==> flow/design.v <==
module SR16(
    input                   clk,
    input                   rst_n,
    input [11:0]             in_r,  
    input [11:0]             in_i,  
    output [11:0]            out_r, 
    output [11:0]            out_i  
);
                    parameter LENGTH = 16;
    integer i;
    reg [11:0] r_bus [LENGTH-1:0];
    reg [11:0] i_bus [LENGTH-1:0];
    assign out_r = r_bus[0];
    assign out_i = i_bus[0];
    always@ (posedge clk or negedge rst_n) begin
        if(!rst_n) begin
            for(i = 0; i < LENGTH; i = i+1) begin
                r_bus[i] <= 0;
                i_bus[i] <= 0;
            end
        end
        else begin
            r_bus[LENGTH-1] <= in_r;
            i_bus[LENGTH-1] <= in_i;
            for(i = 0; i < (LENGTH-1); i = i+1) begin
                r_bus[i] <= r_bus[i+1];
                i_bus[i] <= i_bus[i+1];
            end
        end
    end
endmodule
module SR8(
    input                   clk,
    input                   rst_n,
    input [14:0]            in_r,
    input [14:0]            in_i,
    output [14:0]           out_r,
    output [14:0]           out_i
);
                    parameter LENGTH = 8;
    integer i;
    reg [14:0] r_bus [LENGTH-1:0];
    reg [14:0] i_bus [LENGTH-1:0];
    assign out_r = r_bus[0];
    assign out_i = i_bus[0];
    always@ (posedge clk or negedge rst_n) begin
        if(!rst_n) begin
            for(i = 0; i < LENGTH; i = i+1) begin
                r_bus[i] <= 0;
                i_bus[i] <= 0;
            end
        end
        else begin
            r_bus[LENGTH-1] <= in_r;
            i_bus[LENGTH-1] <= in_i;
            for(i = 0; i < (LENGTH-1); i = i+1) begin
                r_bus[i] <= r_bus[i+1];
                i_bus[i] <= i_bus[i+1];
            end
        end
    end
endmodule
module SR4(
    input                   clk,
    input                   rst_n,
    input [15:0]            in_r,
    input [15:0]            in_i,
    output [15:0]           out_r,
    output [15:0]           out_i
);
                    parameter LENGTH = 4;
    integer i;
    reg [15:0] r_bus [LENGTH-1:0];
    reg [15:0] i_bus [LENGTH-1:0];
    assign out_r = r_bus[0];
    assign out_i = i_bus[0];
    always@ (posedge clk or negedge rst_n) begin
        if(!rst_n) begin
            for(i = 0; i < LENGTH; i = i+1) begin
                r_bus[i] <= 0;
                i_bus[i] <= 0;
            end
        end
        else begin
            r_bus[LENGTH-1] <= in_r;
            i_bus[LENGTH-1] <= in_i;
            for(i = 0; i < (LENGTH-1); i = i+1) begin
                r_bus[i] <= r_bus[i+1];
                i_bus[i] <= i_bus[i+1];
            end
        end
    end
endmodule
module SR2(
    input                   clk,
    input                   rst_n,
    input [16:0]            in_r,
    input [16:0]            in_i,
    output [16:0]           out_r,
    output [16:0]           out_i
);
                    parameter LENGTH = 2;
    integer i;
    reg [16:0] r_bus [LENGTH-1:0];
    reg [16:0] i_bus [LENGTH-1:0];
    assign out_r = r_bus[0];
    assign out_i = i_bus[0];
    always@ (posedge clk or negedge rst_n) begin
        if(!rst_n) begin
            for(i = 0; i < LENGTH; i = i+1) begin
                r_bus[i] <= 0;
                i_bus[i] <= 0;
            end
        end
        else begin
            r_bus[LENGTH-1] <= in_r;
            i_bus[LENGTH-1] <= in_i;
            for(i = 0; i < (LENGTH-1); i = i+1) begin
                r_bus[i] <= r_bus[i+1];
                i_bus[i] <= i_bus[i+1];
            end
        end
    end
endmodule
module SR1(
    input                   clk,
    input                   rst_n,
    input [17:0]            in_r,
    input [17:0]            in_i,
    output [17:0]           out_r,
    output [17:0]           out_i
);
                    parameter LENGTH = 1;
    integer i;
    reg [17:0] r_bus [LENGTH-1:0];
    reg [17:0] i_bus [LENGTH-1:0];
    assign out_r = r_bus[0];
    assign out_i = i_bus[0];
    always@ (posedge clk or negedge rst_n) begin
        if(!rst_n) begin
            for(i = 0; i < LENGTH; i = i+1) begin
                r_bus[i] <= 0;
                i_bus[i] <= 0;
            end
        end
        else begin
            r_bus[LENGTH-1] <= in_r;
            i_bus[LENGTH-1] <= in_i;
            for(i = 0; i < (LENGTH-1); i = i+1) begin
                r_bus[i] <= r_bus[i+1];
                i_bus[i] <= i_bus[i+1];
            end
        end
    end
endmodule
module CTRL16(
    input                       clk,
    input                       rst_n,
    input                       valid_i,
    input signed [10:0]          data_in_r,  
    input signed [10:0]          data_in_i,  
    output reg                  valid_o,         
    output reg [1:0]            state,
    output reg signed [10:0]     data_out_r,  
    output reg signed [10:0]     data_out_i,  
    output reg signed [7:0]     WN_r,
    output reg signed [7:0]     WN_i
);
    parameter IDLE      = 2'b00;
    parameter FIRST     = 2'b01;
    parameter SECOND    = 2'b10;
    parameter WAITING   = 2'b11;
    reg [8:0] count, next_count;
    reg [1:0] next_state;
    reg next_valid_o;
    always@(*) begin
        next_count = count;
        next_state = state;
        next_valid_o = valid_o;
        case(state)
            IDLE: begin
                next_count = 0;
                if(valid_i) begin
                    next_state = WAITING;
                    next_count = 1;
                end
            end
            WAITING: begin
                next_count = count + 1;
                if(count == 16) begin
                    next_state = FIRST;
                    next_valid_o = 1;
                end
            end
            FIRST: begin
                next_count = count + 1;
                if(count == 32) begin
                    next_state = SECOND;
                end
            end
            SECOND: begin
                next_count = count + 1;
                if(count == 48) begin
                    if(valid_i) begin
                        next_state = FIRST;
                        next_count = 17;
                    end
                    else begin
                        next_state = IDLE;
                        next_count = 0;
                        next_valid_o = 0;
                    end
                end
            end
        endcase
    end
    always@(*) begin
        case(count)
            33: begin
                WN_r = 8'b01000000;
                WN_i = 8'b00000000;
            end
            34: begin
                WN_r = 8'b00111110;
                WN_i = 8'b11110011;
            end
            35: begin
                WN_r = 8'b00111011;
                WN_i = 8'b11100111;
            end
            36: begin
                WN_r = 8'b00110101;
                WN_i = 8'b11011100;
            end
            37: begin
                WN_r = 8'b00101101;
                WN_i = 8'b11010010;
            end
            38: begin
                WN_r = 8'b00100011;
                WN_i = 8'b11001010;
            end
            39: begin
                WN_r = 8'b00011000;
                WN_i = 8'b11000100;
            end
            40: begin
                WN_r = 8'b00001100;
                WN_i = 8'b11000001;
            end
            41: begin
                WN_r = 8'b00000000;
                WN_i = 8'b11000000;
            end
            42: begin
                WN_r = 8'b11110011;
                WN_i = 8'b11000001;
            end
            43: begin
                WN_r = 8'b11100111;
                WN_i = 8'b11000100;
            end
            44: begin
                WN_r = 8'b11011100;
                WN_i = 8'b11001010;
            end
            45: begin
                WN_r = 8'b11010010;
                WN_i = 8'b11010010;
            end
            46: begin
                WN_r = 8'b11001010;
                WN_i = 8'b11011100;
            end
            47: begin
                WN_r = 8'b11000100;
                WN_i = 8'b11100111;
            end
            48: begin
                WN_r = 8'b11000001;
                WN_i = 8'b11110011;
            end
            default: begin
                WN_r = 8'b00000000;
                WN_i = 8'b00000000;
            end
        endcase
    end
    always@(posedge clk or negedge rst_n) begin
        if(!rst_n) begin
            state <= IDLE;
            count <= 0;
            data_out_r <= 0;
            data_out_i <= 0;
            valid_o <= 0;
        end
        else begin
            state <= next_state;
            count <= next_count;
            data_out_r <= data_in_r;
            data_out_i <= data_in_i;
            valid_o <= next_valid_o;
        end
    end
endmodule
module CTRL8(
    input                       clk,
    input                       rst_n,
    input                       valid_i,
    input signed [13:0]         data_in_r,
    input signed [13:0]         data_in_i,
    output reg                  valid_o,         
    output reg [1:0]            state,
    output reg signed [13:0]    data_out_r,
    output reg signed [13:0]    data_out_i,
    output reg signed [7:0]     WN_r,
    output reg signed [7:0]     WN_i
);
    parameter IDLE      = 2'b00;
    parameter FIRST     = 2'b01;
    parameter SECOND    = 2'b10;
    parameter WAITING   = 2'b11;
    reg [8:0] count, next_count;
    reg [1:0] next_state;
    reg next_valid_o;
    always@(*) begin
        next_count = count;
        next_state = state;
        next_valid_o = valid_o;
        case(state)
            IDLE: begin
                next_count = 0;
                if(valid_i) begin
                    next_state = WAITING;
                    next_count = 1;
                end
            end
            WAITING: begin
                next_count = count + 1;
                if(count == 8) begin
                    next_state = FIRST;
                    next_valid_o = 1;
                end
            end
            FIRST: begin
                next_count = count + 1;
                if(count == 16) begin
                    next_state = SECOND;
                end
            end
            SECOND: begin
                next_count = count + 1;
                if(count == 24) begin
                    if(valid_i) begin
                        next_state = FIRST;
                        next_count = 9;
                    end
                    else begin
                        next_state = IDLE;
                        next_count = 0;
                        next_valid_o = 0;
                    end
                end
            end
        endcase
    end
    always@(*) begin
        case(count)
            17: begin
                WN_r = 8'b01000000;
                WN_i = 8'b00000000;
            end
            18: begin
                WN_r = 8'b00111011;
                WN_i = 8'b11100111;
            end
            19: begin
                WN_r = 8'b00101101;
                WN_i = 8'b11010010;
            end
            20: begin
                WN_r = 8'b00011000;
                WN_i = 8'b11000100;
            end
            21: begin
                WN_r = 8'b00000000;
                WN_i = 8'b11000000;
            end
            22: begin
                WN_r = 8'b11100111;
                WN_i = 8'b11000100;
            end
            23: begin
                WN_r = 8'b11010010;
                WN_i = 8'b11010010;
            end
            24: begin
                WN_r = 8'b11000100;
                WN_i = 8'b11100111;
            end
            default: begin
                WN_r = 8'b00000000;
                WN_i = 8'b00000000;
            end
        endcase
    end
    always@(posedge clk or negedge rst_n) begin
        if(!rst_n) begin
            state <= IDLE;
            count <= 0;
            data_out_r <= 0;
            data_out_i <= 0;
            valid_o <= 0;
        end
        else begin
            state <= next_state;
            count <= next_count;
            data_out_r <= data_in_r;
            data_out_i <= data_in_i;
            valid_o <= next_valid_o;
        end
    end
endmodule
module CTRL4(
    input                       clk,
    input                       rst_n,
    input                       valid_i,
    input signed [14:0]         data_in_r,
    input signed [14:0]         data_in_i,
    output reg                  valid_o,         
    output reg [1:0]            state,
    output reg signed [14:0]    data_out_r,
    output reg signed [14:0]    data_out_i,
    output reg [7:0]            WN_r,
    output reg [7:0]            WN_i
);
    parameter IDLE      = 2'b00;
    parameter FIRST     = 2'b01;
    parameter SECOND    = 2'b10;
    parameter WAITING   = 2'b11;
    parameter ZERO      = 2'b00;
    parameter ONE       = 2'b01;
    parameter TWO       = 2'b10;
    parameter THREE     = 2'b11;
    reg [8:0] count, next_count;
    reg [1:0] next_state;
    reg next_valid_o;
    always@(*) begin
        next_count = count;
        next_state = state;
        next_valid_o = valid_o;
        case(state)
            IDLE: begin
                next_count = 0;
                if(valid_i) begin
                    next_state = WAITING;
                    next_count = 1;
                end
            end
            WAITING: begin
                next_count = count + 1;
                if(count == 4) begin
                    next_state = FIRST;
                    next_valid_o = 1;
                end
            end
            FIRST: begin
                next_count = count + 1;
                if(count == 8) begin
                    next_state = SECOND;
                end
            end
            SECOND: begin
                next_count = count + 1;
                if(count == 12) begin
                    if(valid_i) begin
                        next_state = FIRST;
                        next_count = 5;
                    end
                    else begin
                        next_state = IDLE;
                        next_count = 0;
                        next_valid_o = 0;
                    end
                end
            end
        endcase
    end
    always@(*) begin
        case(count)
            9: begin
                WN_r = 8'b01000000;
                WN_i = 8'b00000000;
            end
            10: begin
                WN_r = 8'b00101101;
                WN_i = 8'b11010010;
            end
            11: begin
                WN_r = 8'b00000000;
                WN_i = 8'b11000000;
            end
            12: begin
                WN_r = 8'b11010010;
                WN_i = 8'b11010010;
            end
            default: begin
                WN_r = 8'b00000000;
                WN_i = 8'b00000000;
            end
        endcase
    end
    always@(posedge clk or negedge rst_n) begin
        if(!rst_n) begin
            state <= IDLE;
            count <= 0;
            data_out_r <= 0;
            data_out_i <= 0;
            valid_o <= 0;
        end
        else begin
            state <= next_state;
            count <= next_count;
            data_out_r <= data_in_r;
            data_out_i <= data_in_i;
            valid_o <= next_valid_o;
        end
    end
endmodule
module CTRL2(
    input                       clk,
    input                       rst_n,
    input                       valid_i,
    input signed [15:0]         data_in_r,
    input signed [15:0]         data_in_i,
    output reg                  valid_o,         
    output reg [1:0]            state,
    output reg signed [15:0]    data_out_r,
    output reg signed [15:0]    data_out_i,
    output reg [1:0]            WN
);
    parameter IDLE      = 2'b00;
    parameter FIRST     = 2'b01;
    parameter SECOND    = 2'b10;
    parameter WAITING   = 2'b11;
    parameter ZERO      = 2'b00;
    parameter ONE       = 2'b01;
    parameter TWO       = 2'b10;
    parameter THREE     = 2'b11;
    reg [8:0] count, next_count;
    reg [1:0] next_state;
    reg next_valid_o;
    always@(*) begin
        next_count = count;
        next_state = state;
        next_valid_o = valid_o;
        case(state)
            IDLE: begin
                next_count = 0;
                if(valid_i) begin
                    next_state = WAITING;
                    next_count = 1;
                end
            end
            WAITING: begin
                next_count = count + 1;
                if(count == 2) begin
                    next_state = FIRST;
                    next_valid_o = 1;
                end
            end
            FIRST: begin
                next_count = count + 1;
                if(count == 4) begin
                    next_state = SECOND;
                end
            end
            SECOND: begin
                next_count = count + 1;
                if(count == 6) begin
                    if(valid_i) begin
                        next_state = FIRST;
                        next_count = 3;
                    end
                    else begin
                        next_state = IDLE;
                        next_count = 0;
                        next_valid_o = 0;
                    end
                end
            end
        endcase
    end
    always@(*) begin
        case(count)
            5:      WN = ZERO;  
            6:      WN = ONE;   
            default: WN = ZERO;
        endcase
    end
    always@(posedge clk or negedge rst_n) begin
        if(!rst_n) begin
            state <= IDLE;
            count <= 0;
            data_out_r <= 0;
            data_out_i <= 0;
            valid_o <= 0;
        end
        else begin
            state <= next_state;
            count <= next_count;
            data_out_r <= data_in_r;
            data_out_i <= data_in_i;
            valid_o <= next_valid_o;
        end
    end
endmodule
module CTRL1(
    input                       clk,
    input                       rst_n,
    input                       valid_i,
    input signed [16:0]         data_in_r,
    input signed [16:0]         data_in_i,
    output reg                  valid_o,         
    output reg [1:0]            state,
    output reg signed [16:0]    data_out_r,
    output reg signed [16:0]    data_out_i
);
    parameter IDLE      = 2'b00;
    parameter FIRST     = 2'b01;
    parameter SECOND    = 2'b10;
    parameter WAITING   = 2'b11;
    reg [8:0] count, next_count;
    reg [1:0] next_state;
    reg next_valid_o;
    always@(*) begin
        next_count = count;
        next_state = state;
        next_valid_o = valid_o;
        case(state)
            IDLE: begin
                next_count = 0;
                if(valid_i) begin
                    next_state = WAITING;
                    next_count = 1;
                end
            end
            WAITING: begin
                next_count = count + 1;
                if(count == 1) begin
                    next_state = FIRST;
                    next_valid_o = 1;
                end
            end
            FIRST: begin
                next_count = count + 1;
                if(count == 2) begin
                    next_state = SECOND;
                end
            end
            SECOND: begin
                next_count = count + 1;
                if(count == 3) begin
                    if(valid_i) begin
                        next_state = FIRST;
                        next_count = 2;
                    end
                    else begin
                        next_state = IDLE;
                        next_count = 0;
                        next_valid_o = 0;
                    end
                end
            end
        endcase
    end
    always@(posedge clk or negedge rst_n) begin
        if(!rst_n) begin
            state <= IDLE;
            count <= 0;
            data_out_r <= 0;
            data_out_i <= 0;
            valid_o <= 0;
        end
        else begin
            state <= next_state;
            count <= next_count;
            data_out_r <= data_in_r;
            data_out_i <= data_in_i;
            valid_o <= next_valid_o;
        end
    end
endmodule
module BUTTERFLY_R2_1(
    input [1:0]                 state,
    input signed [10:0]          A_r,
    input signed [10:0]          A_i,
    input signed [11:0]          B_r,
    input signed [11:0]          B_i,
    input signed [7:0]          WN_r,
    input signed [7:0]          WN_i,
    output reg signed [13:0]    out_r,
    output reg signed [13:0]    out_i,
    output reg signed [11:0]     SR_r,
    output reg signed [11:0]     SR_i
);
    parameter IDLE      = 2'b00;
    parameter FIRST     = 2'b01;
    parameter SECOND    = 2'b10;
    parameter WAITING   = 2'b11;
    wire signed [19:0] mul13, mul24, mul14, mul23;
    wire signed [20:0] tempA, tempB;
    wire signed [11:0] A_ext_r, A_ext_i;
    wire signed [12:0] ApB_r, ApB_i;
    wire signed [12:0] AmB_r, AmB_i;
    assign A_ext_r = {A_r[10], A_r};
    assign A_ext_i = {A_i[10], A_i};
    assign ApB_r = A_ext_r + B_r;
    assign ApB_i = A_ext_i + B_i;
    assign AmB_r = B_r - A_ext_r;
    assign AmB_i = B_i - A_ext_i;
    assign mul13 = B_r * WN_r;
    assign mul24 = B_i * WN_i;
    assign mul14 = B_r * WN_i;
    assign mul23 = B_i * WN_r;
    assign tempA = mul13 - mul24;
    assign tempB = mul14 + mul23;
    always@(*) begin
        case(state)          
            IDLE: begin
                out_r = 0;
                out_i = 0;
                SR_r = 0;
                SR_i = 0;
            end
            WAITING: begin
                out_r = 0;
                out_i = 0;
                SR_r = A_ext_r;
                SR_i = A_ext_i;
            end
            FIRST: begin
                out_r = {ApB_r[12:0], 1'b0};
                out_i = {ApB_i[12:0], 1'b0};
                SR_r = AmB_r[11:0];  
                SR_i = AmB_i[11:0];
            end
            SECOND: begin
                out_r = {tempA[18:5]};
                out_i = {tempB[18:5]};
                SR_r = A_ext_r;
                SR_i = A_ext_i;
            end
            default: begin
                out_r = 0;
                out_i = 0;
                SR_r = 0;
                SR_i = 0;
            end
        endcase
    end
endmodule
module BUTTERFLY_R2_2(
    input [1:0]                 state,
    input signed [13:0]         A_r,
    input signed [13:0]         A_i,
    input signed [14:0]         B_r,
    input signed [14:0]         B_i,
    input signed [7:0]          WN_r,
    input signed [7:0]          WN_i,
    output reg signed [14:0]    out_r,
    output reg signed [14:0]    out_i,
    output reg signed [14:0]    SR_r,
    output reg signed [14:0]    SR_i
);
    parameter IDLE      = 2'b00;
    parameter FIRST     = 2'b01;
    parameter SECOND    = 2'b10;
    parameter WAITING   = 2'b11;
    wire signed [22:0] mul13, mul24, mul14, mul23;
    wire signed [23:0] tempA, tempB;
    assign mul13 = B_r * WN_r;
    assign mul24 = B_i * WN_i;
    assign mul14 = B_r * WN_i;
    assign mul23 = B_i * WN_r;
    assign tempA = mul13 - mul24;
    assign tempB = mul14 + mul23;
    always@(*) begin
        case(state)          
            IDLE: begin
                out_r = 0;
                out_i = 0;
                SR_r = 0;
                SR_i = 0;
            end
            WAITING: begin
                out_r = 0;
                out_i = 0;
                SR_r = {A_r[13], A_r};
                SR_i = {A_i[13], A_i};
            end
            FIRST: begin
                out_r = $signed({A_r[13], A_r}) + B_r;
                out_i = $signed({A_i[13], A_i}) + B_i;
                SR_r = B_r - $signed({A_r[13], A_r});  
                SR_i = B_i - $signed({A_i[13], A_i});
            end
            SECOND: begin
                out_r = tempA[20:6];
                out_i = tempB[20:6];
                SR_r = {A_r[13], A_r};
                SR_i = {A_i[13], A_i};
            end
            default: begin
                out_r = 0;
                out_i = 0;
                SR_r = 0;
                SR_i = 0;
            end
        endcase
    end
endmodule
module BUTTERFLY_R2_3(
    input [1:0]                 state,
    input signed [14:0]         A_r,
    input signed [14:0]         A_i,
    input signed [15:0]         B_r,
    input signed [15:0]         B_i,
    input signed [7:0]          WN_r,
    input signed [7:0]          WN_i,
    output reg signed [15:0]    out_r,
    output reg signed [15:0]    out_i,
    output reg signed [15:0]    SR_r,
    output reg signed [15:0]    SR_i
);
    parameter IDLE      = 2'b00;
    parameter FIRST     = 2'b01;
    parameter SECOND    = 2'b10;
    parameter WAITING   = 2'b11;
    parameter ZERO      = 2'b00;
    parameter ONE       = 2'b01;
    parameter TWO       = 2'b10;
    parameter THREE     = 2'b11;
    wire signed [23:0] mul13, mul24, mul14, mul23;
    wire signed [24:0] tempA, tempB;
    assign mul13 = B_r * WN_r;
    assign mul24 = B_i * WN_i;
    assign mul14 = B_r * WN_i;
    assign mul23 = B_i * WN_r;
    assign tempA = mul13 - mul24;
    assign tempB = mul14 + mul23;
    always@(*) begin
        case(state)          
            IDLE: begin
                out_r = 0;
                out_i = 0;
                SR_r = 0;
                SR_i = 0;
            end
            WAITING: begin
                out_r = 0;
                out_i = 0;
                SR_r = {A_r[14], A_r};
                SR_i = {A_i[14], A_i};
            end
            FIRST: begin
                out_r = $signed({A_r[14], A_r}) + B_r;
                out_i = $signed({A_i[14], A_i}) + B_i;
                SR_r = B_r - $signed({A_r[14], A_r});  
                SR_i = B_i - $signed({A_i[14], A_i});
            end
            SECOND: begin
                out_r = tempA[21:6];
                out_i = tempB[21:6];
                SR_r = {A_r[14], A_r};
                SR_i = {A_i[14], A_i};
            end
            default: begin
                out_r = 0;
                out_i = 0;
                SR_r = 0;
                SR_i = 0;
            end
        endcase
    end
endmodule
module BUTTERFLY_R2_4(
    input [1:0]                 state,
    input signed [15:0]         A_r,
    input signed [15:0]         A_i,
    input signed [16:0]         B_r,
    input signed [16:0]         B_i,
    input [1:0]                 WN,
    output reg signed [16:0]    out_r,
    output reg signed [16:0]    out_i,
    output reg signed [16:0]    SR_r,
    output reg signed [16:0]    SR_i
);
    parameter IDLE      = 2'b00;
    parameter FIRST     = 2'b01;
    parameter SECOND    = 2'b10;
    parameter WAITING   = 2'b11;
    parameter ZERO      = 2'b00;
    parameter ONE       = 2'b01;
    parameter TWO       = 2'b10;
    parameter THREE     = 2'b11;
    wire [16:0] B_r_neg;
    assign B_r_neg = ~B_r + 1;
    always@(*) begin
        case(state)          
            IDLE: begin
                out_r = 0;
                out_i = 0;
                SR_r = 0;
                SR_i = 0;
            end
            WAITING: begin
                out_r = 0;
                out_i = 0;
                SR_r = {A_r[15], A_r};
                SR_i = {A_i[15], A_i};
            end
            FIRST: begin
                out_r = $signed({A_r[15], A_r}) + B_r;
                out_i = $signed({A_i[15], A_i}) + B_i;
                SR_r = B_r - $signed({A_r[15], A_r});  
                SR_i = B_i - $signed({A_i[15], A_i});
            end
            SECOND: begin
                case(WN)
                    ZERO: begin
                        out_r = B_r;
                        out_i = B_i;
                    end
                    ONE: begin
                        out_r = B_i;
                        out_i = B_r_neg;
                    end
                    default: begin
                        out_r = B_r;
                        out_i = B_i;
                    end
                endcase
                SR_r = {A_r[15], A_r};
                SR_i = {A_i[15], A_i};
            end
            default: begin
                out_r = 0;
                out_i = 0;
                SR_r = 0;
                SR_i = 0;
            end
        endcase
    end
endmodule
module BUTTERFLY_R2_5(
    input [1:0]                 state,
    input signed [16:0]         A_r,
    input signed [16:0]         A_i,
    input signed [17:0]         B_r,
    input signed [17:0]         B_i,
    output reg signed [16:0]    out_r,
    output reg signed [16:0]    out_i,
    output reg signed [17:0]    SR_r,
    output reg signed [17:0]    SR_i
);
    parameter IDLE      = 2'b00;
    parameter FIRST     = 2'b01;
    parameter SECOND    = 2'b10;
    parameter WAITING   = 2'b11;
    always@(*) begin
        case(state)          
            IDLE: begin
                out_r = 0;
                out_i = 0;
                SR_r = 0;
                SR_i = 0;
            end
            WAITING: begin
                out_r = 0;
                out_i = 0;
                SR_r = {A_r[16], A_r};
                SR_i = {A_i[16], A_i};
            end
            FIRST: begin
                out_r = $signed({A_r[16], A_r}) + B_r[17:0];
                out_i = $signed({A_i[16], A_i}) + B_i[17:0];
                SR_r = B_r - $signed({A_r[16], A_r});  
                SR_i = B_i - $signed({A_i[16], A_i});
            end
            SECOND: begin
                out_r = B_r[16:0];
                out_i = B_i[16:0];
                SR_r = {A_r[16], A_r};
                SR_i = {A_i[16], A_i};
            end
            default: begin
                out_r = 0;
                out_i = 0;
                SR_r = 0;
                SR_i = 0;
            end
        endcase
    end
endmodule
module STAGE1(
    input                   clk,
    input                   rst_n,
    input                   valid_i,
    input signed [10:0]      data_in_r,
    input signed [10:0]      data_in_i,
    output                  valid_o,
    output signed [13:0]    data_out_r,
    output signed [13:0]    data_out_i
);
    reg  [10:0] data_in_r_r, data_in_i_r;
    reg  valid_i_r;
    wire [1:0] state_bus;
    wire [7:0] WN_r_bus, WN_i_bus;
    wire [11:0] SR_r_bus, SR_i_bus;
    wire [11:0] FB_r_bus, FB_i_bus;
    wire [10:0] data_r_bus, data_i_bus;
    CTRL16 Control_unit(
        .clk(clk),
        .rst_n(rst_n),
        .valid_i(valid_i_r),
        .data_in_r(data_in_r_r),
        .data_in_i(data_in_i_r),
        .valid_o(valid_o),
        .state(state_bus),
        .data_out_r(data_r_bus),
        .data_out_i(data_i_bus),
        .WN_r(WN_r_bus),
        .WN_i(WN_i_bus)
    );
    SR16 shiftregister(
        .clk(clk),
        .rst_n(rst_n),
        .in_r(SR_r_bus),
        .in_i(SR_i_bus),
        .out_r(FB_r_bus),
        .out_i(FB_i_bus)
    );
    BUTTERFLY_R2_1 butterfly(
        .state(state_bus),
        .A_r(data_r_bus),
        .A_i(data_i_bus),
        .B_r(FB_r_bus),
        .B_i(FB_i_bus),
        .WN_r(WN_r_bus),
        .WN_i(WN_i_bus),
        .out_r(data_out_r),
        .out_i(data_out_i),
        .SR_r(SR_r_bus),
        .SR_i(SR_i_bus)
    );
    always@(posedge clk or negedge rst_n) begin
        if(!rst_n) begin
            data_in_r_r <= 0;
            data_in_i_r <= 0;
            valid_i_r <= 0;
        end
        else begin
            data_in_r_r <= data_in_r;
            data_in_i_r <= data_in_i;
            valid_i_r <= valid_i;
        end
    end
endmodule
module STAGE2(
    input                   clk,
    input                   rst_n,
    input                   valid_i,
    input signed [13:0]     data_in_r,
    input signed [13:0]     data_in_i,
    output                  valid_o,
    output signed [14:0]    data_out_r,
    output signed [14:0]    data_out_i
);
    reg  [13:0] data_in_r_r, data_in_i_r;
    reg  valid_i_r;
    wire [1:0] state_bus;
    wire [7:0] WN_r_bus, WN_i_bus;
    wire [14:0] SR_r_bus, SR_i_bus;
    wire [14:0] FB_r_bus, FB_i_bus;
    wire [13:0] data_r_bus, data_i_bus;
    CTRL8 Control_unit(
        .clk(clk),
        .rst_n(rst_n),
        .valid_i(valid_i_r),
        .data_in_r(data_in_r_r),
        .data_in_i(data_in_i_r),
        .valid_o(valid_o),
        .state(state_bus),
        .data_out_r(data_r_bus),
        .data_out_i(data_i_bus),
        .WN_r(WN_r_bus),
        .WN_i(WN_i_bus)
    );
    SR8 shiftregister(
        .clk(clk),
        .rst_n(rst_n),
        .in_r(SR_r_bus),
        .in_i(SR_i_bus),
        .out_r(FB_r_bus),
        .out_i(FB_i_bus)
    );
    BUTTERFLY_R2_2 butterfly(
        .state(state_bus),
        .A_r(data_r_bus),
        .A_i(data_i_bus),
        .B_r(FB_r_bus),
        .B_i(FB_i_bus),
        .WN_r(WN_r_bus),
        .WN_i(WN_i_bus),
        .out_r(data_out_r),
        .out_i(data_out_i),
        .SR_r(SR_r_bus),
        .SR_i(SR_i_bus)
    );
    always@(posedge clk or negedge rst_n) begin
        if(!rst_n) begin
            data_in_r_r <= 0;
            data_in_i_r <= 0;
            valid_i_r <= 0;
        end
        else begin
            data_in_r_r <= data_in_r;
            data_in_i_r <= data_in_i;
            valid_i_r <= valid_i;
        end
    end
endmodule
module STAGE3(
    input                   clk,
    input                   rst_n,
    input                   valid_i,
    input signed [14:0]     data_in_r,
    input signed [14:0]     data_in_i,
    output                  valid_o,
    output signed [15:0]    data_out_r,
    output signed [15:0]    data_out_i
);
    reg  [14:0] data_in_r_r, data_in_i_r;
    reg  valid_i_r;
    wire [1:0] state_bus;
    wire [7:0] WN_r_bus, WN_i_bus;
    wire [15:0] SR_r_bus, SR_i_bus;
    wire [15:0] FB_r_bus, FB_i_bus;
    wire [14:0] data_r_bus, data_i_bus;
    CTRL4 Control_unit(
        .clk(clk),
        .rst_n(rst_n),
        .valid_i(valid_i_r),
        .data_in_r(data_in_r_r),
        .data_in_i(data_in_i_r),
        .valid_o(valid_o),
        .state(state_bus),
        .data_out_r(data_r_bus),
        .data_out_i(data_i_bus),
        .WN_r(WN_r_bus),
        .WN_i(WN_i_bus)
    );
    SR4 shiftregister(
        .clk(clk),
        .rst_n(rst_n),
        .in_r(SR_r_bus),
        .in_i(SR_i_bus),
        .out_r(FB_r_bus),
        .out_i(FB_i_bus)
    );
    BUTTERFLY_R2_3 butterfly(
        .state(state_bus),
        .A_r(data_r_bus),
        .A_i(data_i_bus),
        .B_r(FB_r_bus),
        .B_i(FB_i_bus),
        .WN_r(WN_r_bus),
        .WN_i(WN_i_bus),
        .out_r(data_out_r),
        .out_i(data_out_i),
        .SR_r(SR_r_bus),
        .SR_i(SR_i_bus)
    );
    always@(posedge clk or negedge rst_n) begin
        if(!rst_n) begin
            data_in_r_r <= 0;
            data_in_i_r <= 0;
            valid_i_r <= 0;
        end
        else begin
            data_in_r_r <= data_in_r;
            data_in_i_r <= data_in_i;
            valid_i_r <= valid_i;
        end
    end
endmodule
module STAGE4(
    input                   clk,
    input                   rst_n,
    input                   valid_i,
    input signed [15:0]     data_in_r,
    input signed [15:0]     data_in_i,
    output                  valid_o,
    output signed [16:0]    data_out_r,
    output signed [16:0]    data_out_i
);
    reg  [15:0] data_in_r_r, data_in_i_r;
    reg  valid_i_r;
    wire [1:0] state_bus;
    wire [1:0] WN;
    wire [16:0] SR_r_bus, SR_i_bus;
    wire [16:0] FB_r_bus, FB_i_bus;
    wire [15:0] data_r_bus, data_i_bus;
    CTRL2 Control_unit(
        .clk(clk),
        .rst_n(rst_n),
        .valid_i(valid_i_r),
        .data_in_r(data_in_r_r),
        .data_in_i(data_in_i_r),
        .valid_o(valid_o),
        .state(state_bus),
        .data_out_r(data_r_bus),
        .data_out_i(data_i_bus),
        .WN(WN)
    );
    SR2 shiftregister(
        .clk(clk),
        .rst_n(rst_n),
        .in_r(SR_r_bus),
        .in_i(SR_i_bus),
        .out_r(FB_r_bus),
        .out_i(FB_i_bus)
    );
    BUTTERFLY_R2_4 butterfly(
        .state(state_bus),
        .A_r(data_r_bus),
        .A_i(data_i_bus),
        .B_r(FB_r_bus),
        .B_i(FB_i_bus),
        .WN(WN),
        .out_r(data_out_r),
        .out_i(data_out_i),
        .SR_r(SR_r_bus),
        .SR_i(SR_i_bus)
    );
    always@(posedge clk or negedge rst_n) begin
        if(!rst_n) begin
            data_in_r_r <= 0;
            data_in_i_r <= 0;
            valid_i_r <= 0;
        end
        else begin
            data_in_r_r <= data_in_r;
            data_in_i_r <= data_in_i;
            valid_i_r <= valid_i;
        end
    end
endmodule
module STAGE5(
    input                   clk,
    input                   rst_n,
    input                   valid_i,
    input signed [16:0]     data_in_r,
    input signed [16:0]     data_in_i,
    output                  valid_o,
    output signed [16:0]    data_out_r,
    output signed [16:0]    data_out_i
);
    reg  [16:0] data_in_r_r, data_in_i_r;
    reg  valid_i_r;
    wire [1:0] state_bus;
    wire [17:0] SR_r_bus, SR_i_bus;
    wire [17:0] FB_r_bus, FB_i_bus;
    wire [16:0] data_r_bus, data_i_bus;
    CTRL1 Control_unit(
        .clk(clk),
        .rst_n(rst_n),
        .valid_i(valid_i_r),
        .data_in_r(data_in_r_r),
        .data_in_i(data_in_i_r),
        .valid_o(valid_o),
        .state(state_bus),
        .data_out_r(data_r_bus),
        .data_out_i(data_i_bus)
    );
    SR1 shiftregister(
        .clk(clk),
        .rst_n(rst_n),
        .in_r(SR_r_bus),
        .in_i(SR_i_bus),
        .out_r(FB_r_bus),
        .out_i(FB_i_bus)
    );
    BUTTERFLY_R2_5 butterfly(
        .state(state_bus),
        .A_r(data_r_bus),
        .A_i(data_i_bus),
        .B_r(FB_r_bus),
        .B_i(FB_i_bus),
        .out_r(data_out_r),
        .out_i(data_out_i),
        .SR_r(SR_r_bus),
        .SR_i(SR_i_bus)
    );
    always@(posedge clk or negedge rst_n) begin
        if(!rst_n) begin
            data_in_r_r <= 0;
            data_in_i_r <= 0;
            valid_i_r <= 0;
        end
        else begin
            data_in_r_r <= data_in_r;
            data_in_i_r <= data_in_i;
            valid_i_r <= valid_i;
        end
    end
endmodule
module SORTING(
    clk,
    rst_n,
    start_sorting,
    out_r,
    out_i,
    answer,
    seq
);
input                 clk, rst_n, start_sorting;
input  [16:0]         out_r;
input  [16:0]         out_i;
output [16:0]         answer;
output reg            seq;
integer i, j;
reg [8:0] count, next_count;
reg next_finish;
reg [16:0] answer_moved;
reg start, next_start;
reg [16:0] result[0:63];
reg [16:0] next_result_r[0:31];
reg [16:0] next_result_i[0:31];
assign answer = answer_moved;
always@(*) begin
    next_count = count;
    next_finish = seq;
    next_start = start;
    if(start_sorting || start) begin
        next_count = count + 1; 
        next_start = 1;
    end
    case(count)
        32: answer_moved = result[0];
        33: answer_moved = result[1];
        34: answer_moved = result[2];
        35: answer_moved = result[3];
        36: answer_moved = result[4];
        37: answer_moved = result[5];
        38: answer_moved = result[6];
        39: answer_moved = result[7];
        40: answer_moved = result[8];
        41: answer_moved = result[9];
        42: answer_moved = result[10];
        43: answer_moved = result[11];
        44: answer_moved = result[12];
        45: answer_moved = result[13];
        46: answer_moved = result[14];
        47: answer_moved = result[15];
        48: answer_moved = result[16];
        49: answer_moved = result[17];
        50: answer_moved = result[18];
        51: answer_moved = result[19];
        52: answer_moved = result[20];
        53: answer_moved = result[21];
        54: answer_moved = result[22];
        55: answer_moved = result[23];
        56: answer_moved = result[24];
        57: answer_moved = result[25];
        58: answer_moved = result[26];
        59: answer_moved = result[27];
        60: answer_moved = result[28];
        61: answer_moved = result[29];
        62: answer_moved = result[30];
        63: answer_moved = result[31];
        64: answer_moved = result[32];
        65: answer_moved = result[33];
        66: answer_moved = result[34];
        67: answer_moved = result[35];
        68: answer_moved = result[36];
        69: answer_moved = result[37];
        70: answer_moved = result[38];
        71: answer_moved = result[39];
        72: answer_moved = result[40];
        73: answer_moved = result[41];
        74: answer_moved = result[42];
        75: answer_moved = result[43];
        76: answer_moved = result[44];
        77: answer_moved = result[45];
        78: answer_moved = result[46];
        79: answer_moved = result[47];
        80: answer_moved = result[48];
        81: answer_moved = result[49];
        82: answer_moved = result[50];
        83: answer_moved = result[51];
        84: answer_moved = result[52];
        85: answer_moved = result[53];
        86: answer_moved = result[54];
        87: answer_moved = result[55];
        88: answer_moved = result[56];
        89: answer_moved = result[57];
        90: answer_moved = result[58];
        91: answer_moved = result[59];
        92: answer_moved = result[60];
        93: answer_moved = result[61];
        94: answer_moved = result[62];
        95: answer_moved = result[63];
        default: begin
            answer_moved = 0;
        end    
    endcase
    if(count == 31) next_finish = 1;
    if(count == 95) begin
        next_finish = 0;
        next_start = 0;
        next_count = 0;
    end
end
always@(*) begin
    for (i = 0; i < 32; i = i+1) begin
        next_result_r[i] = result[i];
        next_result_i[i] = result[i+32];
    end
    case(count)
        0 : begin
            if(start_sorting) begin
                next_result_r[0] = out_r;
                next_result_i[0] = out_i;
            end
        end
        1 : begin
            next_result_r[16] = out_r;
            next_result_i[16] = out_i;
        end
        2 : begin
            next_result_r[8] = out_r;
            next_result_i[8] = out_i;
        end
        3 : begin
            next_result_r[24] = out_r;
            next_result_i[24] = out_i;
        end
        4 : begin
            next_result_r[4] = out_r;
            next_result_i[4] = out_i;
        end
        5 : begin
            next_result_r[20] = out_r;
            next_result_i[20] = out_i;
        end
        6 : begin
            next_result_r[12] = out_r;
            next_result_i[12] = out_i;
        end
        7 : begin
            next_result_r[28] = out_r;
            next_result_i[28] = out_i;
        end
        8 : begin
            next_result_r[2] = out_r;
            next_result_i[2] = out_i;
        end
        9 : begin
            next_result_r[18] = out_r;
            next_result_i[18] = out_i;
        end
        10 : begin
            next_result_r[10] = out_r;
            next_result_i[10] = out_i;
        end
        11 : begin
            next_result_r[26] = out_r;
            next_result_i[26] = out_i;
        end
        12 : begin
            next_result_r[6] = out_r;
            next_result_i[6] = out_i;
        end
        13 : begin
            next_result_r[22] = out_r;
            next_result_i[22] = out_i;
        end
        14 : begin
            next_result_r[14] = out_r;
            next_result_i[14] = out_i;
        end
        15 : begin
            next_result_r[30] = out_r;
            next_result_i[30] = out_i;
        end
        16 : begin
            next_result_r[1] = out_r;
            next_result_i[1] = out_i;
        end
        17 : begin
            next_result_r[17] = out_r;
            next_result_i[17] = out_i;
        end
        18 : begin
            next_result_r[9] = out_r;
            next_result_i[9] = out_i;
        end
        19 : begin
            next_result_r[25] = out_r;
            next_result_i[25] = out_i;
        end
        20 : begin
            next_result_r[5] = out_r;
            next_result_i[5] = out_i;
        end
        21 : begin
            next_result_r[21] = out_r;
            next_result_i[21] = out_i;
        end
        22 : begin
            next_result_r[13] = out_r;
            next_result_i[13] = out_i;
        end
        23 : begin
            next_result_r[29] = out_r;
            next_result_i[29] = out_i;
        end
        24 : begin
            next_result_r[3] = out_r;
            next_result_i[3] = out_i;
        end
        25 : begin
            next_result_r[19] = out_r;
            next_result_i[19] = out_i;
        end
        26 : begin
            next_result_r[11] = out_r;
            next_result_i[11] = out_i;
        end
        27 : begin
            next_result_r[27] = out_r;
            next_result_i[27] = out_i;
        end
        28 : begin
            next_result_r[7] = out_r;
            next_result_i[7] = out_i;
        end
        29 : begin
            next_result_r[23] = out_r;
            next_result_i[23] = out_i;
        end
        30 : begin
            next_result_r[15] = out_r;
            next_result_i[15] = out_i;
        end
        31 : begin
            next_result_r[31] = out_r;
            next_result_i[31] = out_i;
        end
        default: begin
            for (i = 0; i < 32; i = i+1) begin
                next_result_r[i] = result[i];
                next_result_i[i] = result[i+32];
            end
        end
    endcase
end
always@(posedge clk or negedge rst_n) begin
    if(!rst_n)begin
        count <= 0;
        seq <= 0;
        start <= 0;
        for (i = 0; i < 32; i = i+1) begin
            result[i] <= 0;
            result[i+32] <= 0;
        end
    end
    else begin
        count <= next_count;
        seq <= next_finish;
        start <= next_start;
        for (i = 0; i < 32; i = i+1) begin
            result[i] <= next_result_r[i];
            result[i+32] <= next_result_i[i];
        end
    end
end
endmodule
module FFT(
    input                   clk,
    input                   rst_n,
    input                   valid_i,
    input signed [10:0]      x_r,
    output                  finish,
    output signed [16:0]    answer
);
    wire [0:3] valid_o_bus;
    wire [13:0] data_r_bus_1, data_i_bus_1;
    wire [14:0] data_r_bus_2, data_i_bus_2;
    wire [15:0] data_r_bus_3, data_i_bus_3;
    wire [16:0] data_r_bus_4, data_i_bus_4;
    wire [16:0] X_r, X_i;
    wire         done;
    STAGE1 stg1(
        .clk(clk),
        .rst_n(rst_n),
        .valid_i(valid_i),
        .data_in_r(x_r),
        .data_in_i(11'd0),
        .valid_o(valid_o_bus[0]),
        .data_out_r(data_r_bus_1),
        .data_out_i(data_i_bus_1)
    );
    STAGE2 stg2(
        .clk(clk),
        .rst_n(rst_n),
        .valid_i(valid_o_bus[0]),
        .data_in_r(data_r_bus_1),
        .data_in_i(data_i_bus_1),
        .valid_o(valid_o_bus[1]),
        .data_out_r(data_r_bus_2),
        .data_out_i(data_i_bus_2)
    );
    STAGE3 stg3(
        .clk(clk),
        .rst_n(rst_n),
        .valid_i(valid_o_bus[1]),
        .data_in_r(data_r_bus_2),
        .data_in_i(data_i_bus_2),
        .valid_o(valid_o_bus[2]),
        .data_out_r(data_r_bus_3),
        .data_out_i(data_i_bus_3)
    );
    STAGE4 stg4(
        .clk(clk),
        .rst_n(rst_n),
        .valid_i(valid_o_bus[2]),
        .data_in_r(data_r_bus_3),
        .data_in_i(data_i_bus_3),
        .valid_o(valid_o_bus[3]),
        .data_out_r(data_r_bus_4),
        .data_out_i(data_i_bus_4)
    );
    STAGE5 stg5(
        .clk(clk),
        .rst_n(rst_n),
        .valid_i(valid_o_bus[3]),
        .data_in_r(data_r_bus_4),
        .data_in_i(data_i_bus_4),
        .valid_o(done),
        .data_out_r(X_r),
        .data_out_i(X_i)
    );
    SORTING sort(
        .clk(clk),
        .rst_n(rst_n),
        .start_sorting(done),
        .out_r(X_r),
        .out_i(X_i),
        .answer(answer),
        .seq(finish)
);
endmodule
* Reports on FFT *
The steps from the RTL of FFT to its reports follow in flow order.
Lines are those of the file above, counted from 1.
Cell names lack the library's common part.
The mark - stands for no value.

inputs
  top = FFT
  clock input = clk
  cell library = sky130hd
  library corner = tt_025C_1v80

* Word-level counts *
Source: Yosys, flattened and elaborated. Widths are those after wreduce. Registers that Yosys merges into a memory's read port (data or address) are not register bits. Print and check cells do not count.
Yosys's memory passes give these memory sizes; they may raise the number of words (mostly to a power of two), join words into wider ones and drop unused or constant bits.

operators by class
  equal/unequal tests = 154
  multiplexer cells = 104
  bitwise gates (word level) = 6
  add/sub/neg operators = 31
  multiply operators = 12
  reduce/logical cells = 44

operators with widths
  operator                                                  number
  17-bit case mux with 64-bit select                        1
  16-bit by 8-bit multiplier with 22-bit output             4
  15-bit by 8-bit multiplier with 21-bit output             4
  12-bit by 8-bit multiplier with 19-bit output             4
  9-bit by 6-bit == test with 1-bit output with constant B  34
  17-bit case mux with 3-bit select                         6
  9-bit by 7-bit == test with 1-bit output with constant B  32
  16-bit case mux with 3-bit select                         4
  15-bit case mux with 3-bit select                         4
  9-bit by 5-bit == test with 1-bit output with constant B  19
  9-bit case mux with 3-bit select                          5
  9-bit by 4-bit == test with 1-bit output with constant B  14
  18-bit case mux with 3-bit select                         2
  14-bit case mux with 3-bit select                         2
  9-bit by 3-bit == test with 1-bit output with constant B  7
  9-bit 2-to-1 mux                                          7
  9-bit by 1-bit adder with 9-bit output with constant B    6
  9-bit by 2-bit == test with 1-bit output with constant B  5
  2-bit 2-to-1 mux                                          22
  2-bit OR reduction                                        21
  2-bit != test with constant B                             20
  4-bit AND reduction                                       10
  2-bit case mux with 4-bit select                          5
  18-bit by 17-bit subtractor with 18-bit output            2
  12-bit case mux with 3-bit select                         1
  16-bit by 17-bit adder with 17-bit output                 2
  17-bit by 16-bit subtractor with 17-bit output            2
  17-bit adder                                              2

Other operator kinds: 37; their cells: 104.

word-level totals
  bits in read-only memories = 1,504
  memories = 2
  register bits = 2,290

memory list
  memory            depth  width  read ports  write ports  RTL line  source
  (name not given)  64     16     1           0            218       case(count)
  (name not given)  32     15     1           0            368       case(count)

* Depth *
Longest topological path by Yosys (ltp), each cell counted once; first at word level (registers and memories cut), then after technology mapping (sequential cells cut; the memories' decode and read muxes count).

depth
  depth after elaboration = 6
  ABC_AREA = 1
  mapped depth = 35
  gate-level depth less buffers = 34

* Mapped cells and area *
The flow's flattened synthesis, as Yosys stat reports it; memories are mapped. The netlist is that of the ABC_AREA named above (0 if unset); the other value can give another one.

cells by type
  cell type  number  total area (um2)
  dfrtp_1    2,293   5.74E+04
  fa_1       1,065   2.13E+04
  nand2_1    3,320   1.25E+04
  inv_1      2,550   9,571.68
  ha_1       723     9.05E+03
  o21ai_0    1,291   6.46E+03
  nor2_1     1,261   4,733.29
  a21oi_1    480     2.4E+03
  nand3_1    335     1.68E+03
  clkbuf_1   426     1.6E+03
  o22ai_1    166     1.04E+03
  nand4_1    146     913.376
  a22o_1     100     875.84
  nor3_1     153     765.734
  xor2_1     78      683.155
  a31oi_1    107     669.392
  a221oi_1   72      630.605
  buf_2      100     500.48

Not listed: further types 59, cells in them 675.

synthesis totals
  sequential area = 57,511.4 um2
  buffers = 585
  flip-flops = 2,298
  mapped area = 137,750.9 um2
  cells in the netlist = 15,341

* Timing after synthesis *
OpenSTA on the mapped netlist: ideal clock, no wires. The path of least setup slack (recovery checks aside). Input and output delay are each 20% of the period. Register names are those of the netlist, which keeps one name where synthesis merged equal registers.

timing path after synthesis
  path kind = register to register
  start point = register stg1.Control_unit.count[1]
  end point = register stg2.data_in_r_r[9]
  delay of the path = 6,380 ps
  clock period = 10,000 ps
  stages on the path = 31
  buffers on the path = 1
  setup time = 135 ps
  arrival time = 6,245 ps
  setup slack = 3,620 ps
  launch time at the first pin = 0 ps
  data required time = 9,865 ps
  synthesis period reached = 6,380 ps

"delay of the path" = arrival - input delay + setup time.
"stages on the path": output pins that drive a net of the path, with the launching flip-flop's if there is one; two outputs of one cell count as two.
"synthesis period reached" is the clock period less the worst setup slack; recovery checks do not enter. This is arithmetic on one report: input and output delays are still those of the set period (20% each).
Between the ends stands the longest chain of elaborated cells between them, by number of cells; it is not shown to be the way that was timed. Of several equally long chains one is given.
A line is the first line of the expression or statement that the cell stems from. Yosys adds cells for indexed reads and writes and turns some case tables into memories.
The chain passes a memory read, where the word-level depth is cut; so it can be longer than that depth.

between the ends, after synthesis
  cell sequence = dfrtp_1 inv_1 ha_1 nand2_1 inv_1 o21ai_0 nand3_1 inv_1 clkbuf_1 nand2_1 fa_1 inv_1 fa_1 inv_1 fa_1 inv_1 fa_1 fa_1 inv_1 fa_1 inv_1 ha_1 a21oi_1 o21ai_0 a21oi_1 nand2_1 nand2_1 nand2_1 or2_2 nand3_1 o21ai_0
  cells in the longest elaborated chain = 5

RTL lines, path after synthesis
  element                                        RTL line  source
  start: declaration                             173       reg [8:0] count, next_count;
  start: assignment                              292       count <= 0;
  start: assignment                              299       count <= next_count;
  memory 64 x 16 bit                             218       case(count)
  16-bit 2-to-1 mux                              218
  12-bit by 8-bit multiplier with 19-bit output  722       assign mul13 = B_r * WN_r;
  19-bit subtractor                              726       assign tempA = mul13 - mul24;
  14-bit case mux with 3-bit select              729       case(state)
  end: assignment                                1123      data_in_r_r <= 0;
  end: assignment                                1128      data_in_r_r <= data_in_r;
  end: declaration                               1080      reg  [13:0] data_in_r_r, data_in_i_r;

* Path in the finished layout *
Path of least setup slack in the final report of flow run A (OpenROAD, finished layout, wires in). Where an end is a register, its clock arrival counts in the times.
The report prints the path's times to 10 ps; the period is as set.

timing path post-layout
  path kind = register to register
  start point = register stg3.Control_unit.count[2]
  end point = register stg4.data_in_r_r[12]
  launch time at the first pin = 870 ps
  setup time = 120 ps
  data required time = 9,100 ps
  buffers on the path = 2
  setup slack = 560 ps
  arrival time = 8,530 ps
  clock period = 8,330 ps
  stages on the path = 29

Between the ends stands the longest chain of elaborated cells between them, by number of cells; it is not shown to be the way that was timed. Of several equally long chains one is given.

between the ends, post-layout
  cell sequence = dfrtp_1 nand2_1 inv_1 nand2_2 buf_4 nor2_1 fa_1 fa_1 inv_1 ha_1 inv_1 fa_1 fa_1 inv_1 fa_1 inv_1 ha_1 nand2_1 nor2_1 nand4_1 o21ai_0 buf_4 nand2_1 nand2_1 nand2_1 nand2_1 a21oi_1 o21ai_0 nand2_1
  cells in the longest elaborated chain = 6

RTL lines, path post-layout
  element                                        RTL line  source
  start: declaration                             445       reg [8:0] count, next_count;
  start: assignment                              516       count <= 0;
  start: assignment                              523       count <= next_count;
  9-bit by 4-bit == test with 1-bit output       490       case(count)
  2-bit OR reduction                             -
  8-bit case mux with 2-bit select               490
  16-bit by 8-bit multiplier with 22-bit output  847       assign mul24 = B_i * WN_i;
  22-bit subtractor                              850       assign tempA = mul13 - mul24;
  16-bit case mux with 3-bit select              853       case(state)
  end: assignment                                1249      data_in_r_r <= 0;
  end: assignment                                1254      data_in_r_r <= data_in_r;
  end: declaration                               1208      reg  [15:0] data_in_r_r, data_in_i_r;

Hand-over note for FFT

Measured data: module FFT, platform sky130hd, 4 stored runs of the flow under differing settings, order arbitrary. Input and output delays are each 20% of the period that was set; the output load is 0.01 pF.
"clock period reached" means the clock period less the worst setup slack. The figure is calculated, with input and output delays left at 20% of the set period.
"time on the worst setup path": the worst setup path's part of the clock period (all of it between registers, 20% less for each end at a port) less its slack. A launch clock that arrives late makes it longer, a capture clock that arrives late makes it shorter.
"total power of the final layout": no workload was simulated; the value follows from the tool's default switching activity.
"time on the worst setup path" is known to 10 ps.
Among the settings, -- means not set for that run.

item                                       flow run A            flow run B            flow run C            flow run D
ABC_AREA                                   1                     --                    1                     --
CAP_MARGIN                                 10                    20                    10                    15
CELL_PAD_IN_SITES_GLOBAL_PLACEMENT         2                     --                    2                     --
CORE_MARGIN                                3                     4                     3                     4
CORE_UTILIZATION                           42                    40                    42                    40
CTS_CLUSTER_DIAMETER                       110                   249                   110                   249
CTS_CLUSTER_SIZE                           65                    48                    --                    82
GPL_ROUTABILITY_DRIVEN                     1                     --                    0                     0
GPL_TIMING_DRIVEN                          1                     --                    1                     --
MIN_ROUTING_LAYER                          met1                  --                    met1                  --
PLACE_DENSITY_LB_ADDON                     0.03                  --                    0.03                  --
SETUP_SLACK_MARGIN                         0.11                  0.62                  0.11                  0.62
SLEW_MARGIN                                40                    5                     40                    5
period_ns                                  8.33                  12.8                  8.33                  6.62
MAX_ROUTING_LAYER                          --                    met4                  --                    met4
TNS_END_PERCENT                            --                    40                    --                    40
CORE_ASPECT_RATIO                          --                    --                    --                    0.9
HOLD_SLACK_MARGIN                          --                    --                    --                    0.26
time on the worst setup path (ps)          7,770                 9,470                 7,380                 7,280
critical path kind                         register to register  register to register  register to register  register to register
die outline area (um2)                     334,888.0             342,488.0             334,888.0             342,503.0
utilization in the final report            0.458                 0.425                 0.473                 0.454
lowest setup slack (ps)                    562                   3,328                 946                   -661
worst hold slack in the final report (ps)  277                   245                   302                   296
total power of the final layout (µW)       18,720                10,441                23,674                19,565
standard-cell area after routing (um2)     148,970.0             140,551.0             153,816.0             150,045.0
mapped cell area after synthesis (um2)     137,750.9             133,276.6             137,750.9             133,276.6
clock period reached (ps)                  7,768                 9,472                 7,384                 7,281
summed negative setup slack (ps)           0                     0                     0                     -17,158

End of note.
